==> flow/design.v <==
`timescale 1ns / 1ps
module bcd(clk, rst, broj, desetice, jedinice);
   input clk;                                               
   input rst;                                               
   input  [7:0] broj;                                       
   output reg [3:0] desetice;                               
   output reg [3:0] jedinice;                               
   reg [15:0] shift;                                        
   reg [3:0] i;                                             
   reg [15:0] t;                                            
   always @(posedge clk)
   begin
      if (rst)
         i <= 4'd0;
      else
      begin
         t = shift;
         if (i == 0)                                        
         begin
            t[15:8] = 8'd0;
            t[7:0] = broj;
         end
         if (i < 8)                                         
         begin
            if (t[11:8] >= 5)                               
               t[11:8] = t[11:8] + 4'd3;                    
            if (t[15:12] >= 5)                              
               t[15:12] = t[15:12] + 4'd3;                  
            t = t << 1;                                     
            shift <= t;
            i <= i + 4'd1;
         end
         else                                               
         begin
            desetice <= shift[15:12];
            jedinice <= shift[11:8];
            i <= 4'd0;
         end
      end
   end
endmodule
`timescale 1ns / 1ps
module kosarka(
      input clk,                                            
      input rst,                                            
      input b0,b1,b2,b3,                                    
      input p0,p1,p2,                                       
      output a,b,c,d,e,f,g,dp,                              
      output [3:0] an                                       
    );
localparam [16:0] DIV_D = 17'd25;                           
localparam [28:0] DIV_V = 29'd500;                          
reg clkD,clkV;                                              
reg [16:0] brojacD;                                         
reg [28:0] brojacV;                                         
reg [7:0] vremeA,vremeB,rezulA,rezulB;                      
reg [3:0] displej;                                          
reg [6:0] s_seg;                                            
reg [3:0] cifra;                                            
reg stop;                                                   
wire [3:0] vremeAdesetice, vremeAjedinice, vremeBdesetice, vremeBjedinice;   
wire [3:0] rezulAdesetice, rezulAjedinice, rezulBdesetice, rezulBjedinice;   
reg stanjeB0, stanjeB1, stanjeB2, stanjeB3;                 
bcd bcd_vremeA(clk, rst, vremeA, vremeAdesetice, vremeAjedinice);
bcd bcd_vremeB(clk, rst, vremeB, vremeBdesetice, vremeBjedinice);            
bcd bcd_rezulA(clk, rst, rezulA, rezulAdesetice, rezulAjedinice);
bcd bcd_rezulB(clk, rst, rezulB, rezulBdesetice, rezulBjedinice);
wire tickD = (brojacD == DIV_D) && !clkD;                   
wire tickV = (brojacV == DIV_V) && !clkV;                   
reg n_stop, n_s0, n_s1, n_s2, n_s3;
reg [7:0] n_rezulA, n_rezulB;
reg [3:0] n_displej, n_cifra;
always @(*)
   begin
      n_stop = stop;
      n_s0 = stanjeB0; n_s1 = stanjeB1; n_s2 = stanjeB2; n_s3 = stanjeB3;
      n_rezulA = rezulA; n_rezulB = rezulB;
      n_displej = displej; n_cifra = cifra;
      if(vremeA==0 && vremeB==0)                            
         n_stop = 1'b1;                                     
      case({p2,cifra})
         5'b00111: begin n_displej = vremeBjedinice; n_cifra = 4'b1110; end
         5'b01110: begin n_displej = vremeBdesetice; n_cifra = 4'b1101; end   
         5'b01101: begin n_displej = vremeAjedinice; n_cifra = 4'b1011; end
         5'b01011: begin n_displej = vremeAdesetice; n_cifra = 4'b0111; end
         5'b10111: begin n_displej = rezulBjedinice; n_cifra = 4'b1110; end
         5'b11110: begin n_displej = rezulBdesetice; n_cifra = 4'b1101; end   
         5'b11101: begin n_displej = rezulAjedinice; n_cifra = 4'b1011; end
         5'b11011: begin n_displej = rezulAdesetice; n_cifra = 4'b0111; end
         default: ;
      endcase
      if(b0 == 1'b1)
         n_s0 = 1'b1;                                       
      if(n_s0==1'b1 && b0 == 1'b0)                          
      begin
         n_stop = ~n_stop;                                  
         n_s0 = 1'b0;
      end
      if(b1 == 1'b1)
         n_s1 = 1'b1;                                       
      if(n_s1==1'b1 && b1 == 1'b0)
      begin
         case({p1,p0})
            2'b00: n_rezulB = n_rezulB+8'd3;                
            2'b01: n_rezulB = n_rezulB-8'd3;
            2'b10: n_rezulA = n_rezulA+8'd3;
            2'b11: n_rezulA = n_rezulA-8'd3;
         endcase
         n_s1 = 1'b0;
      end
      if(b2 == 1'b1)
         n_s2 = 1'b1;                                       
      if(n_s2==1'b1 && b2 == 1'b0)
      begin
         case({p1,p0})
            2'b00: n_rezulB = n_rezulB+8'd2;                
            2'b01: n_rezulB = n_rezulB-8'd2;
            2'b10: n_rezulA = n_rezulA+8'd2;
            2'b11: n_rezulA = n_rezulA-8'd2;
         endcase
         n_s2 = 1'b0;
      end
      if(b3 == 1'b1)
         n_s3 = 1'b1;                                       
      if(n_s3==1'b1 && b3 == 1'b0)
      begin
         case({p1,p0})
            2'b00: n_rezulB = n_rezulB+8'd1;                
            2'b01: n_rezulB = n_rezulB-8'd1;
            2'b10: n_rezulA = n_rezulA+8'd1;
            2'b11: n_rezulA = n_rezulA-8'd1;
         endcase
         n_s3 = 1'b0;
      end
   end
always @(posedge clk)
   begin
      if (rst)
      begin
         clkD <= 1'b0; clkV <= 1'b0;
         brojacD <= 17'd0; brojacV <= 29'd0;
         vremeA <= 8'd40; vremeB <= 8'd0;                   
         rezulA <= 8'd0; rezulB <= 8'd0;
         displej <= 4'b0110;
         s_seg <= 7'd0;
         cifra <= 4'b1110;
         stop <= 1'b1;
         stanjeB0 <= 1'b0; stanjeB1 <= 1'b0; stanjeB2 <= 1'b0; stanjeB3 <= 1'b0;
      end
      else
      begin
         if(brojacD==DIV_D)                                 
         begin
            clkD <= ~clkD;
            brojacD <= 17'd1;
         end
         else
            brojacD <= brojacD+17'd1;
         if(brojacV==DIV_V)                                 
         begin
            clkV <= ~clkV;
            brojacV <= 29'd1;
         end
         else
            brojacV <= brojacV+29'd1;
         case(displej)
            4'd0 : s_seg <= 7'b1000000;                     
            4'd1 : s_seg <= 7'b1111001;                     
            4'd2 : s_seg <= 7'b0100100;                     
            4'd3 : s_seg <= 7'b0110000;                     
            4'd4 : s_seg <= 7'b0011001;                     
            4'd5 : s_seg <= 7'b0010010;                     
            4'd6 : s_seg <= 7'b0000010;                     
            4'd7 : s_seg <= 7'b1111000;                     
            4'd8 : s_seg <= 7'b0000000;                     
            4'd9 : s_seg <= 7'b0010000;                     
            default : s_seg <= 7'b1000000;                  
         endcase
         if (tickV)                                         
         begin
            if(stop==0)                                     
            begin
               if(vremeB==0)                                
               begin
                  vremeB <= 8'd59;                          
                  vremeA <= vremeA-8'd1;                    
               end
               else
                  vremeB <= vremeB-8'd1;
            end
         end
         if (tickD)                                         
         begin
            stop <= n_stop;
            stanjeB0 <= n_s0; stanjeB1 <= n_s1; stanjeB2 <= n_s2; stanjeB3 <= n_s3;
            rezulA <= n_rezulA; rezulB <= n_rezulB;
            displej <= n_displej;
            cifra <= n_cifra;
         end
      end
   end
assign an = cifra;
assign {g, f, e, d, c, b, a} = s_seg;                       
assign dp = 1'b1;                                           
endmodule
Step by step through the tools: kosarka
The steps from the RTL of kosarka to its reports follow in flow order.
Line numbers count from 1 in the design file above.
Library cell names are shortened.
A cell with -- has no value.
Design
  design top: kosarka
  clock port: clk
  standard-cell library: sky130hd
  corner: tt_025C_1v80

Word level
Source: Yosys, flattened and elaborated, memories not mapped. Widths are those after wreduce. Registers that Yosys merges into a memory's read port (data or address) are not register bits. Print and check cells do not count. Equal cells are merged and count once.
Yosys's memory passes give these memory sizes; they may raise the number of words (mostly to a power of two), join words into wider ones and drop unused or constant bits.
Storage and ports
  flip-flop bits (word level): 201
  ROM bits: 112
  clocked read ports x word width: 7
  memories: 1
  bits of input ports: 9
  output and inout port bits: 12
  cells after elaboration: 193
Cells by class
  add/sub/neg operators: 28
  $lt $le $gt $ge: 12
  equal/unequal tests: 13
  muxes and demuxes: 47
  bitwise operators: 13
  reductions and logical operators: 42
Memory list
  (name not given): words 16, width 7, read ports 1, write ports 0, RTL line 166  | case(displej)
Operators with widths (number)
  8-bit 2-to-1 mux: 19
  8-bit case mux with 3-bit select: 6
  4-bit by 3-bit >= comparator with 1-bit output with constant B: 8
  8-bit by 1-bit subtractor with 8-bit output with constant B: 4
  8-bit by 2-bit adder with 8-bit output with constant B: 4
  8-bit by 2-bit subtractor with 8-bit output with constant B: 4
  4-bit case mux with 8-bit select: 1
  29-bit by 1-bit adder with 29-bit output with constant B: 1
  29-bit by 9-bit == test with 1-bit output with constant B: 1
  2-bit OR reduction: 12
  2-bit AND reduction: 11
  5-bit == test with constant B: 4
  17-bit by 1-bit adder with 17-bit output with constant B: 1
  17-bit by 5-bit == test with 1-bit output with constant B: 1
  4-bit by 1-bit adder with 4-bit output with constant B: 4
  4-bit by 2-bit adder with 4-bit output with constant B: 4
  4-bit < comparator with constant B: 4
  4-bit logical NOT: 4
  8-bit by 1-bit adder with 8-bit output with constant B: 2
  8-bit logical NOT: 2
  4-bit case mux with 4-bit select: 1
  4-bit 2-to-1 mux: 4
  5-bit by 4-bit == test with 1-bit output with constant B: 3
  1-bit inverter: 13
  3-bit by 2-bit adder with 3-bit output with constant B: 4
  1-bit 2-to-1 mux: 12
  3-bit 2-to-1 mux: 4
  8-bit nonzero test: 1
Not listed: further kinds 8, cells in them 16.

Longest topological paths
Longest topological path by Yosys (ltp), each cell counted once; first at word level (registers and memories cut), then after technology mapping (sequential cells cut; the memories' decode and read muxes count).
Logic depth
  depth after elaboration: 10
  ABC_AREA: 0
  mapped depth: 22
  mapped depth without buffers: 19

After synthesis
Yosys stat after the flow's synthesis: flattened, memories mapped to cells. It holds for the ABC_AREA given above (unset counts as 0); a run with the other value may have another netlist.
The area totals of this step are shown rounded.
Synthesis totals
  mapped cells: 1303
  chip area (Yosys): 0.0117 mm^2
  area of sequential cells: 0.00508 mm^2
  flip-flops: 208
  buffer cells: 63
Cells by type
  edfxtp_1: number 92, area in all 2762.65 um^2
  dfxtp_1: number 116, area in all 2.32E+03 um^2
  nand2_1: number 176, area in all 660.634 um^2
  ha_1: number 51, area in all 638.112 um^2
  nor2_1: number 154, area in all 578.054 um^2
  xnor2_1: number 51, area in all 446.678 um^2
  xor2_1: number 48, area in all 420.403 um^2
  a21oi_1: number 73, area in all 365.35 um^2
  o21ai_0: number 47, area in all 235.226 um^2
  nor3_1: number 46, area in all 230.221 um^2
  mux2i_1: number 21, area in all 210.202 um^2
  nand3_1: number 35, area in all 175.168 um^2
  inv_1: number 45, area in all 168.912 um^2
  nand2b_1: number 27, area in all 168.912 um^2
  clkbuf_1: number 41, area in all 153.898 um^2
  nand4_1: number 20, area in all 125.12 um^2
  nor2b_1: number 19, area in all 118.864 um^2
  or3_1: number 18, area in all 112.608 um^2
Not listed: further types 70, cells in them 223.
By module: a second synthesis without flattening, with its own total; a netlist apart from the flattened one above.
Second synthesis, totals
  cell total of the unflattened synthesis: 1235
  area (unflattened synthesis): 0.0115 mm^2
Each row is one instance without its submodules.
By module
  kosarka: instances 1, cells 875, area 0.00674 mm^2, sequential area 0.002 mm^2
  bcd: instances 4, cells 90, area 0.0012 mm^2, sequential area 0.000771 mm^2

Timing after synthesis
OpenSTA on the mapped netlist: ideal clock, no wires. The path of least setup slack (recovery checks aside). Input and output delay are each 20% of the period. Register names are those of the netlist, which keeps one name where synthesis merged equal registers.
Timing after synthesis
  path kind: input to register
  from: in p1
  to: reg rezulB[7]
  period: 10000 ps
  external input delay: 2000 ps
  library setup time: 123 ps
  time at the first pin: 2000 ps
  arrival: 6406 ps
  required time: 9877 ps
  path slack: 3470 ps
  delay of the path: 4529 ps
  driving pins on the path: 22
  buffers on the path: 4
  period reached after synthesis: 6530 ps
"delay of the path" = arrival - input delay + setup time.
"driving pins on the path" counts driving pins, that of a launching flip-flop among them; a cell with two outputs on the path counts twice.
"period reached after synthesis" is the clock period less the worst setup slack; recovery checks do not enter. This is arithmetic on one report: input and output delays are still those of the set period (20% each).
Between the ends stands the longest chain of elaborated cells between them, by number of cells; it is not shown to be the way that was timed. Of several equally long chains one is given.
Each line given opens the expression or statement behind the cell; cells for indexed reads and writes are added by Yosys, which also makes memories of some case tables.
Between the ends, after synthesis
  path through: buf_6 nand2b_1 buf_2 buf_1 ha_1 a21o_1 maj3_1 xnor2_1 nand2_1 xnor2_1 ha_1 clkbuf_1 nor2b_1 nand4_1 nand4b_1 o21bai_1 nand4_1 o311ai_4 or4_1 mux2i_1 mux2i_1 mux2_1
  cells in the longest elaborated chain: 10
  elaborated cells on any way between the ends: 15
  classes of those cells: add/sub: 4; eq/ne: 3; mux: 6; reduce/logical: 2
Ends and longest elaborated chain, after synthesis
  start, declared: RTL line 47  | input p0,p1,p2,
  2-bit == test: RTL line 103  | case({p1,p0})
  2-bit OR reduction
  8-bit case mux with 3-bit select: RTL line 103
  8-bit 2-to-1 mux: RTL line 101  | if(n_s1==1'b1 && b1 == 1'b0)
  8-bit by 2-bit subtractor with 8-bit output: RTL line 117  | 2'b01: n_rezulB = n_rezulB-8'd2;
  8-bit case mux with 3-bit select: RTL line 115  | case({p1,p0})
  8-bit 2-to-1 mux: RTL line 113  | if(n_s2==1'b1 && b2 == 1'b0)
  8-bit by 1-bit subtractor with 8-bit output: RTL line 129  | 2'b01: n_rezulB = n_rezulB-8'd1;
  8-bit case mux with 3-bit select: RTL line 127  | case({p1,p0})
  8-bit 2-to-1 mux: RTL line 125  | if(n_s3==1'b1 && b3 == 1'b0)
  end, assigned: RTL line 143  | rezulA <= 8'd0; rezulB <= 8'd0;
  end, assigned: RTL line 196  | rezulA <= n_rezulA; rezulB <= n_rezulB;
  end, declared: RTL line 56  | reg [7:0] vremeA,vremeB,rezulA,rezulB;

Timing after layout
Path of least setup slack in the final report of flow run 1 (OpenROAD, finished layout, wires in). Where an end is a register, its clock arrival counts in the times.
The report prints the path's times to 10 ps; the period is as set.
Timing post-layout
  path kind: input to register
  from: in p1
  to: reg rezulB[7]
  period: 10000 ps
  external input delay: 2000 ps
  library setup time: 110 ps
  time at the first pin: 2000 ps
  arrival: 7750 ps
  required time: 10420 ps
  path slack: 2670 ps
  driving pins on the path: 23
  buffers on the path: 5
Between the ends stands the longest chain of elaborated cells between them, by number of cells; it is not shown to be the way that was timed. Of several equally long chains one is given.
Between the ends, post-layout
  path through: clkdlybuf4s50_1 buf_6 nand2b_1 buf_2 buf_1 ha_1 a21o_1 maj3_1 xnor2_1 nand2_1 xnor2_1 ha_1 clkbuf_1 nor2b_1 nand4_1 nand4b_1 o21bai_1 nand4_1 o311ai_4 or4_1 mux2i_1 mux2i_1 mux2_1
  cells in the longest elaborated chain: 10
  elaborated cells on any way between the ends: 15
  classes of those cells: add/sub: 4; eq/ne: 3; mux: 6; reduce/logical: 2
Ends and longest elaborated chain, post-layout
  start, declared: RTL line 47  | input p0,p1,p2,
  2-bit == test: RTL line 103  | case({p1,p0})
  2-bit OR reduction
  8-bit case mux with 3-bit select: RTL line 103
  8-bit 2-to-1 mux: RTL line 101  | if(n_s1==1'b1 && b1 == 1'b0)
  8-bit by 2-bit subtractor with 8-bit output: RTL line 117  | 2'b01: n_rezulB = n_rezulB-8'd2;
  8-bit case mux with 3-bit select: RTL line 115  | case({p1,p0})
  8-bit 2-to-1 mux: RTL line 113  | if(n_s2==1'b1 && b2 == 1'b0)
  8-bit by 1-bit subtractor with 8-bit output: RTL line 129  | 2'b01: n_rezulB = n_rezulB-8'd1;
  8-bit case mux with 3-bit select: RTL line 127  | case({p1,p0})
  8-bit 2-to-1 mux: RTL line 125  | if(n_s3==1'b1 && b3 == 1'b0)
  end, assigned: RTL line 143  | rezulA <= 8'd0; rezulB <= 8'd0;
  end, assigned: RTL line 196  | rezulA <= n_rezulA; rezulB <= n_rezulB;
  end, declared: RTL line 56  | reg [7:0] vremeA,vremeB,rezulA,rezulB;

FLOW RESULTS
============

Top module kosarka; platform sky130hd; tools Yosys and OpenROAD; 3 stored runs in no particular order. Input and output delays are each 20% of the period that was set; the output load is 0.01 pF.
"period achieved" is the run's clock period less its worst setup slack. It is reckoned from that one timing run; input and output delays stay at 20% of the period that was set.
"allowed time less slack (worst setup path)" means the part of the period allowed to the worst setup path (the constraints hold back 20% at inputs and 20% at outputs) less its slack; where the path has registers, the arrival times of their clocks count too.
"power consumption" rests on the timing tool's default activity at the inputs, not on a simulated workload.
"allowed time less slack (worst setup path)" is given in steps of 10 ps.
Values from the reports are rounded here.

==> flow run 1: settings <==
{ "CELL_PAD_IN_SITES_GLOBAL_PLACEMENT": 1, "CTS_CLUSTER_DIAMETER": 268, "GPL_TIMING_DRIVEN": 0, "MAX_ROUTING_LAYER": "met5", "PLACE_DENSITY_LB_ADDON": 0.14, "TNS_END_PERCENT": 80, "period_ns": 10.0, "CAP_MARGIN": 20, "CORE_MARGIN": 2, "CORE_UTILIZATION": 40, "SLEW_MARGIN": 20 }
==> flow run 1: results <==
standard-cell area after layout: 0.0132 mm^2
power consumption: 2040 µW
period achieved: 7328 ps
utilization: 45.9%
allowed time less slack (worst setup path): 5330 ps
worst path kind: input to register
worst setup slack after layout: 2670 ps
Yosys chip area after synthesis: 0.0117 mm^2
worst hold slack in the final report: 451 ps
summed negative setup slack: 0 ps
die area: 0.0307 mm^2

==> flow run 2: settings <==
{ "CELL_PAD_IN_SITES_GLOBAL_PLACEMENT": 1, "CTS_CLUSTER_DIAMETER": 213, "GPL_TIMING_DRIVEN": 0, "MAX_ROUTING_LAYER": "met4", "PLACE_DENSITY_LB_ADDON": 0.14, "SETUP_SLACK_MARGIN": 1.04, "TNS_END_PERCENT": 80, "period_ns": 10.0, "CAP_MARGIN": 20, "CORE_MARGIN": 2, "CORE_UTILIZATION": 40, "SLEW_MARGIN": 20 }
==> flow run 2: results <==
allowed time less slack (worst setup path): 5340 ps
worst path kind: input to register
Yosys chip area after synthesis: 0.0117 mm^2
utilization: 45.9%
worst setup slack after layout: 2660 ps
period achieved: 7345 ps
power consumption: 2040 µW
die area: 0.0307 mm^2
standard-cell area after layout: 0.0132 mm^2
worst hold slack in the final report: 452 ps
summed negative setup slack: 0 ps

==> flow run 3: settings <==
{ "CORE_UTILIZATION": 40, "period_ns": 10.0, "CAP_MARGIN": 20, "CORE_MARGIN": 2, "SLEW_MARGIN": 20 }
==> flow run 3: results <==
standard-cell area after layout: 0.013 mm^2
power consumption: 2010 µW
worst setup slack after layout: 2960 ps
utilization: 45.1%
period achieved: 7037 ps
summed negative setup slack: 0 ps
worst hold slack in the final report: 451 ps
allowed time less slack (worst setup path): 5040 ps
worst path kind: input to register
Yosys chip area after synthesis: 0.0117 mm^2
die area: 0.0307 mm^2
